==> flow/design.v <==
module controller #(
    parameter [19:0] IDLE_CYCLES = 20'd351832    
)(
    input logic clk, 
    input logic rst, 
    output logic load_sreg, 
    output logic transmit_pixel, 
    output logic [5:0] pixel, 
    output logic [4:0] frame,
    output logic idle
);
    localparam TRANSMIT_FRAME       = 1'b0;
    localparam IDLE                 = 1'b1;
    localparam [2:0] READ_CH_VALS   = 3'b001;
    localparam [2:0] LOAD_SREG      = 3'b010;
    localparam [2:0] TRANSMIT_PIXEL = 3'b100;
    localparam [8:0] TRANSMIT_CYCLES    = 9'd360;        
    logic state;
    logic next_state;
    logic [2:0] transmit_phase;
    logic [2:0] next_transmit_phase;
    logic [5:0] pixel_counter;
    logic [4:0] frame_counter;
    logic [8:0] transmit_counter;
    logic [19:0] idle_counter;
    logic transmit_pixel_done;
    logic idle_done;
    assign transmit_pixel_done = (transmit_counter == TRANSMIT_CYCLES - 1);
    assign idle_done = (idle_counter == IDLE_CYCLES - 1);
    always_ff @(negedge clk) begin
        if (rst) begin
            state <= TRANSMIT_FRAME;
            transmit_phase <= READ_CH_VALS;
        end
        else begin
            state <= next_state;
            transmit_phase <= next_transmit_phase;
        end
    end
    always_comb begin
        next_state = 1'bx;
        unique case (state)
            TRANSMIT_FRAME:
                if ((pixel_counter == 6'd0) && (transmit_pixel_done))
                    next_state = IDLE;
                else
                    next_state = TRANSMIT_FRAME;
            IDLE:
                if (idle_done)
                    next_state = TRANSMIT_FRAME;
                else
                    next_state = IDLE;
        endcase
    end
    always_comb begin
        next_transmit_phase = READ_CH_VALS;
        if (state == TRANSMIT_FRAME) begin
            case (transmit_phase)
                READ_CH_VALS:
                    next_transmit_phase = LOAD_SREG;
                LOAD_SREG:
                    next_transmit_phase = TRANSMIT_PIXEL;
                TRANSMIT_PIXEL:
                    next_transmit_phase = transmit_pixel_done ? READ_CH_VALS : TRANSMIT_PIXEL;
            endcase
        end
    end
    always_ff @(negedge clk) begin
        if (rst) begin
            pixel_counter <= 6'd63;
        end
        else if ((state == TRANSMIT_FRAME) && transmit_pixel_done) begin
            pixel_counter <= pixel_counter - 1;
        end
    end
    always_ff @(negedge clk) begin
        if (rst) begin
            frame_counter <= 5'd0;
        end
        else if (idle_done) begin
            frame_counter <= frame_counter + 1;
        end
    end
    always_ff @(negedge clk) begin
        if (rst) begin
            transmit_counter <= 9'd0;
        end
        else if (transmit_phase == TRANSMIT_PIXEL) begin
            transmit_counter <= transmit_counter + 1;
        end
        else begin
            transmit_counter <= 9'd0;
        end
    end
    always_ff @(negedge clk) begin
        if (rst) begin
            idle_counter <= 20'd0;
        end
        else if (state == IDLE) begin
            idle_counter <= idle_counter + 1;
        end
        else begin
            idle_counter <= 20'd0;
        end
    end
    assign pixel = pixel_counter;
    assign frame = frame_counter;
    assign load_sreg = (transmit_phase == LOAD_SREG);
    assign transmit_pixel = (transmit_phase == TRANSMIT_PIXEL);
    assign idle = (state == IDLE);
endmodule
module ws2812b(
    input logic clk, 
    input logic rst, 
    input logic serial_in, 
    input logic transmit, 
    output logic ws2812b_out, 
    output logic shift
);
    localparam IDLE = 1'b0;
    localparam TRANSMITTING = 1'b1;
    localparam T0_CYCLE_COUNT = 4'd5;
    localparam T1_CYCLE_COUNT = 4'd10;
    localparam MAX_CYCLE_COUNT = 4'd15;
    logic state;
    logic [3:0] cycle_count;
    logic bit_being_sent;
    always_ff @(posedge clk) begin
        if (rst) begin
            state <= IDLE;
            cycle_count <= 4'd0;
            bit_being_sent <= 1'b0;
        end
        else unique case (state)
            IDLE:
                if (transmit == 1'b1) begin
                    state <= TRANSMITTING;
                    cycle_count <= 4'd0;
                    bit_being_sent <= serial_in;
                end
            TRANSMITTING:
                if (transmit == 1'b0) begin
                    state <= IDLE;
                end
                else if (cycle_count == MAX_CYCLE_COUNT - 1) begin
                    cycle_count <= 4'd0;
                    bit_being_sent <= serial_in;
                end
                else begin
                    cycle_count <= cycle_count + 1;
                end
        endcase
    end
    always_comb begin
        if (state == TRANSMITTING)
            if (bit_being_sent == 1'b0)
                ws2812b_out = (cycle_count < T0_CYCLE_COUNT);
            else
                ws2812b_out = (cycle_count < T1_CYCLE_COUNT);
        else
            ws2812b_out = 1'b0;
    end
    assign shift = (state == TRANSMITTING) && (cycle_count == 4'd0);
endmodule
module game_of_life (
    input logic clk,
    input logic update,
    input logic [63:0] current_bits,
    output logic [63:0] next_bits
);
    localparam num_rows = 8;
    localparam num_cols = 8;
    int idx;
    int neighbors;
    logic alive;
    int neighbor_row;
    int neighbor_col;
    int nidx;
    always_ff @(posedge clk) begin
        if (update) begin
            for (int row = 0; row < num_rows; row++) begin
                for (int col = 0; col < num_cols; col++) begin
                    idx = row * num_cols + col;
                    neighbors = 0;
                    for (int delta_row = -1; delta_row <= 1; delta_row++) begin
                        for (int delta_col = -1; delta_col <= 1; delta_col++) begin
                            if (!(delta_row == 0 && delta_col == 0)) begin
                                neighbor_row = (row + delta_row + num_rows) % num_rows;
                                neighbor_col = (col + delta_col + num_cols) % num_cols;
                                nidx = neighbor_row * num_cols + neighbor_col;
                                if (current_bits[nidx])
                                    neighbors = neighbors + 1;
                            end
                        end
                    end
                    alive = current_bits[idx];
                    if (alive) begin
                        if ((neighbors == 2) || (neighbors == 3))
                            next_bits[idx] <= 1'b1;
                        else
                            next_bits[idx] <= 1'b0;
                    end
                    else begin
                        if (neighbors == 3)
                            next_bits[idx] <= 1'b1;
                        else
                            next_bits[idx] <= 1'b0;
                    end
                end
            end
        end
    end
endmodule
module top(
    input logic clk,
    input logic rst,
    input logic [63:0] init_r,
    input logic [63:0] init_g,
    input logic [63:0] init_b,
    output logic _48b,
    output logic _45a
);
    logic [5:0] pixel;
    logic [4:0] frame;
    logic [10:0] address;
    logic [23:0] shift_reg;
    logic load_sreg;
    logic transmit_pixel;
    logic shift;
    logic ws2812b_out;
    logic ctrl_idle;
    localparam clock_rate = 12000000;
    assign address = { 5'd0, pixel };
    logic [7:0] frame_buffer_R [0:63];
    logic [7:0] frame_buffer_G [0:63];
    logic [7:0] frame_buffer_B [0:63];
    ws2812b u_ws (
        .clk                (clk),
        .rst                (rst),
        .serial_in          (shift_reg[23]),
        .transmit           (transmit_pixel),
        .ws2812b_out        (ws2812b_out),
        .shift              (shift)
    );
    controller #(
        .IDLE_CYCLES        (20'd1000)
    ) u_ctrl (
        .clk                (clk),
        .rst                (rst),
        .load_sreg          (load_sreg),
        .transmit_pixel     (transmit_pixel),
        .pixel              (pixel),
        .frame              (frame),
        .idle               (ctrl_idle)
    );
    localparam UPDATE_CYCLES = 30000;
    localparam logic [7:0] BRIGHTNESS = 8'h05;
    logic [63:0] frame_bits_R, frame_bits_G, frame_bits_B;
    logic [63:0] next_bits_R, next_bits_G, next_bits_B;
    logic auto_update_sig;
    always_comb begin
        for (int i = 0; i < 64; i++) begin
            frame_bits_R[i] = frame_buffer_R[i];
            frame_bits_G[i] = frame_buffer_G[i];
            frame_bits_B[i] = frame_buffer_B[i];
        end
    end
    game_of_life u_gol_R (
        .clk            (clk),
        .update         (auto_update_sig),
        .current_bits   (frame_bits_R),
        .next_bits      (next_bits_R)
    );
    game_of_life u_gol_G (
        .clk            (clk),
        .update         (auto_update_sig),
        .current_bits   (frame_bits_G),
        .next_bits      (next_bits_G)
    );
    game_of_life u_gol_B (
        .clk            (clk),
        .update         (auto_update_sig),
        .current_bits   (frame_bits_B),
        .next_bits      (next_bits_B)
    );
    logic [$clog2(clock_rate) - 1:0] copy_counter;
    logic update_pending;
    always_ff @(posedge clk) begin
        if (rst) begin
            copy_counter <= 0;
            auto_update_sig <= 1'b0;
            update_pending <= 1'b0;
            for (int i = 0; i < 64; i++) begin
                frame_buffer_R[i] <= init_r[i] ? BRIGHTNESS : 8'h00;
                frame_buffer_G[i] <= init_g[i] ? BRIGHTNESS : 8'h00;
                frame_buffer_B[i] <= init_b[i] ? BRIGHTNESS : 8'h00;
            end
        end
        else begin
            if (UPDATE_CYCLES != 0) begin
                if (copy_counter == UPDATE_CYCLES - 1) begin
                    copy_counter <= 0;
                    auto_update_sig <= 1'b1;
                    update_pending <= 1'b1;
                end else begin
                    copy_counter <= copy_counter + 1;
                    auto_update_sig <= 1'b0;
                end
            end else begin
                auto_update_sig <= 1'b0;
            end
            if (update_pending && ctrl_idle && !auto_update_sig) begin
                update_pending <= 1'b0;
                for (int i = 0; i < 64; i++) begin
                    frame_buffer_R[i] <= next_bits_R[i] ? BRIGHTNESS : 8'h00;
                    frame_buffer_G[i] <= next_bits_G[i] ? BRIGHTNESS : 8'h00;
                    frame_buffer_B[i] <= next_bits_B[i] ? BRIGHTNESS : 8'h00;
                end
            end
        end
    end
    always_ff @(posedge clk) begin
        if (rst) begin
            shift_reg <= 24'd0;
        end
        else if (load_sreg) begin
            shift_reg <= { frame_buffer_G[address], frame_buffer_R[address], frame_buffer_B[address] };
        end
        else if (shift) begin
            shift_reg <= { shift_reg[22:0], 1'b0 };
        end
    end
    assign _48b = ws2812b_out;
    assign _45a = ~ws2812b_out;
endmodule
# Step by step through the tools: top
# The steps from the RTL of top to its reports follow in flow order.
# Line numbers count from 1 in the design file above.
# Operators carry their Yosys type and port widths (W data, S select, Z words).
# Library cell names are shortened.
# Not given: -
# inputs
top_module	top
clock	clk
library	sky130hd
lib_corner	tt_025C_1v80

# After elaboration
# Yosys after proc, flatten, opt, wreduce and memory -nomap, before mapping. Print and check cells are not counted.
# bits
ff_bits	1823
input_bits	194
elab_cells	6754
# classes
n_addsub	1349
compare	2
n_eq	457
muxes	4526
logic	4
n_reduce_logical	209
# op_table
operator	n
$mux W32	2892
$add A32 B2 Y32 const B	1344
$eq A32 B3 Y1 const B	384
$mux W8	396
$pmux W8 S64	3
$mux W3	397
$mux W60	12
$mux W56	12
$mux W52	12
$mux W48	12
$mux W64	9
$mux W63	9
$mux W62	9
$mux W61	9
$mux W59	9
$mux W44	12
$mux W58	9
$mux W57	9
$mux W55	9
$mux W54	9
$mux W40	12
$mux W53	9
$mux W51	9
$mux W50	9
$mux W49	9
$mux W36	12
$mux W47	9
$mux W46	9
# Other operator kinds: 74; their cells: 912.

# Longest topological paths
# Longest topological path by Yosys (ltp), each cell counted once; first at word level (registers and memories cut), then after technology mapping (sequential cells cut; the memories' decode and read muxes count).
# depth
ltp_word	187
ABC_AREA	0
mapped_depth	26

# Mapped cells and area
# Source: synth_stat.txt of the flow (Yosys; design flattened, memories mapped). It holds for the ABC_AREA given above (unset counts as 0); a run with the other value may have another netlist.
# by_type
type	n	area_total_um2
ha_1	1352	1.69E+04
edfxtp_1	384	1.15E+04
xnor2_1	1256	1.1E+04
nand2_1	1613	6.05E+03
xor2_1	598	5.24E+03
mux2_2	368	4.14E+03
xnor3_1	162	3.65E+03
xor3_1	138	3.28E+03
nor2_1	788	2.96E+03
nand3_1	461	2.31E+03
mux2i_1	213	2.13E+03
and2_1	309	1.93E+03
dfxtp_1	95	1.9E+03
inv_1	497	1.87E+03
o31ai_1	244	1.83E+03
clkbuf_1	455	1.71E+03
o21ai_0	284	1.42E+03
nand4_1	220	1376.32
# Other cell types: 82; their cells: 3283.
# mapped
mapped_cells	12720
mapped_area_mm2	0.1039272
ff_cells	479
# The figures by module come from a second, unflattened synthesis with its own total; it is not the netlist above.
# hier_totals
cells_unflattened	12985
hier_area_mm2	0.1030563
# Rows give one instance, submodules left out.
# by_module
module	instances	cells	area_mm2
game_of_life	3	3922	0.0294583
top	1	958	0.0123543
controller #(IDLE_CYCLES=1000)	1	219	0.0019857
ws2812b	1	42	0.0003416

# Settings and measured results of 2 stored flow runs for module top (sky130hd), not sorted in any way. The constraints put input and output delay at 20% of the set period each and load the outputs with 0.01 pF.
# "totalPower_uw": no workload was simulated; the value follows from the tool's default switching activity.
# Settings: - = not set for that run.
setting or result,run 1,run 2
CORE_ASPECT_RATIO,0.85,0.85
CORE_UTILIZATION,40,40
MAX_ROUTING_LAYER,met4,met4
TNS_END_PERCENT,10,10
period_ns,5.11,5.11
CAP_MARGIN,20,20
CORE_MARGIN,2,2
SLEW_MARGIN,20,20
GPL_ROUTABILITY_DRIVEN,-,0
HOLD_SLACK_MARGIN,-,0.01
PLACE_DENSITY,-,0.89
die_footprint_mm2,0.263923,0.263923
finalUtil_pct,44.6,44.4
yosys_chip_area_mm2,0.1039272,0.1039272
final_cell_area_mm2,0.11519,0.114756
tns_ns,0.000,-0.031
timing.setup.ws_ns,0.038,-0.031
totalPower_uw,32583,33048
fin_hold_ws_ns,0.419,0.412
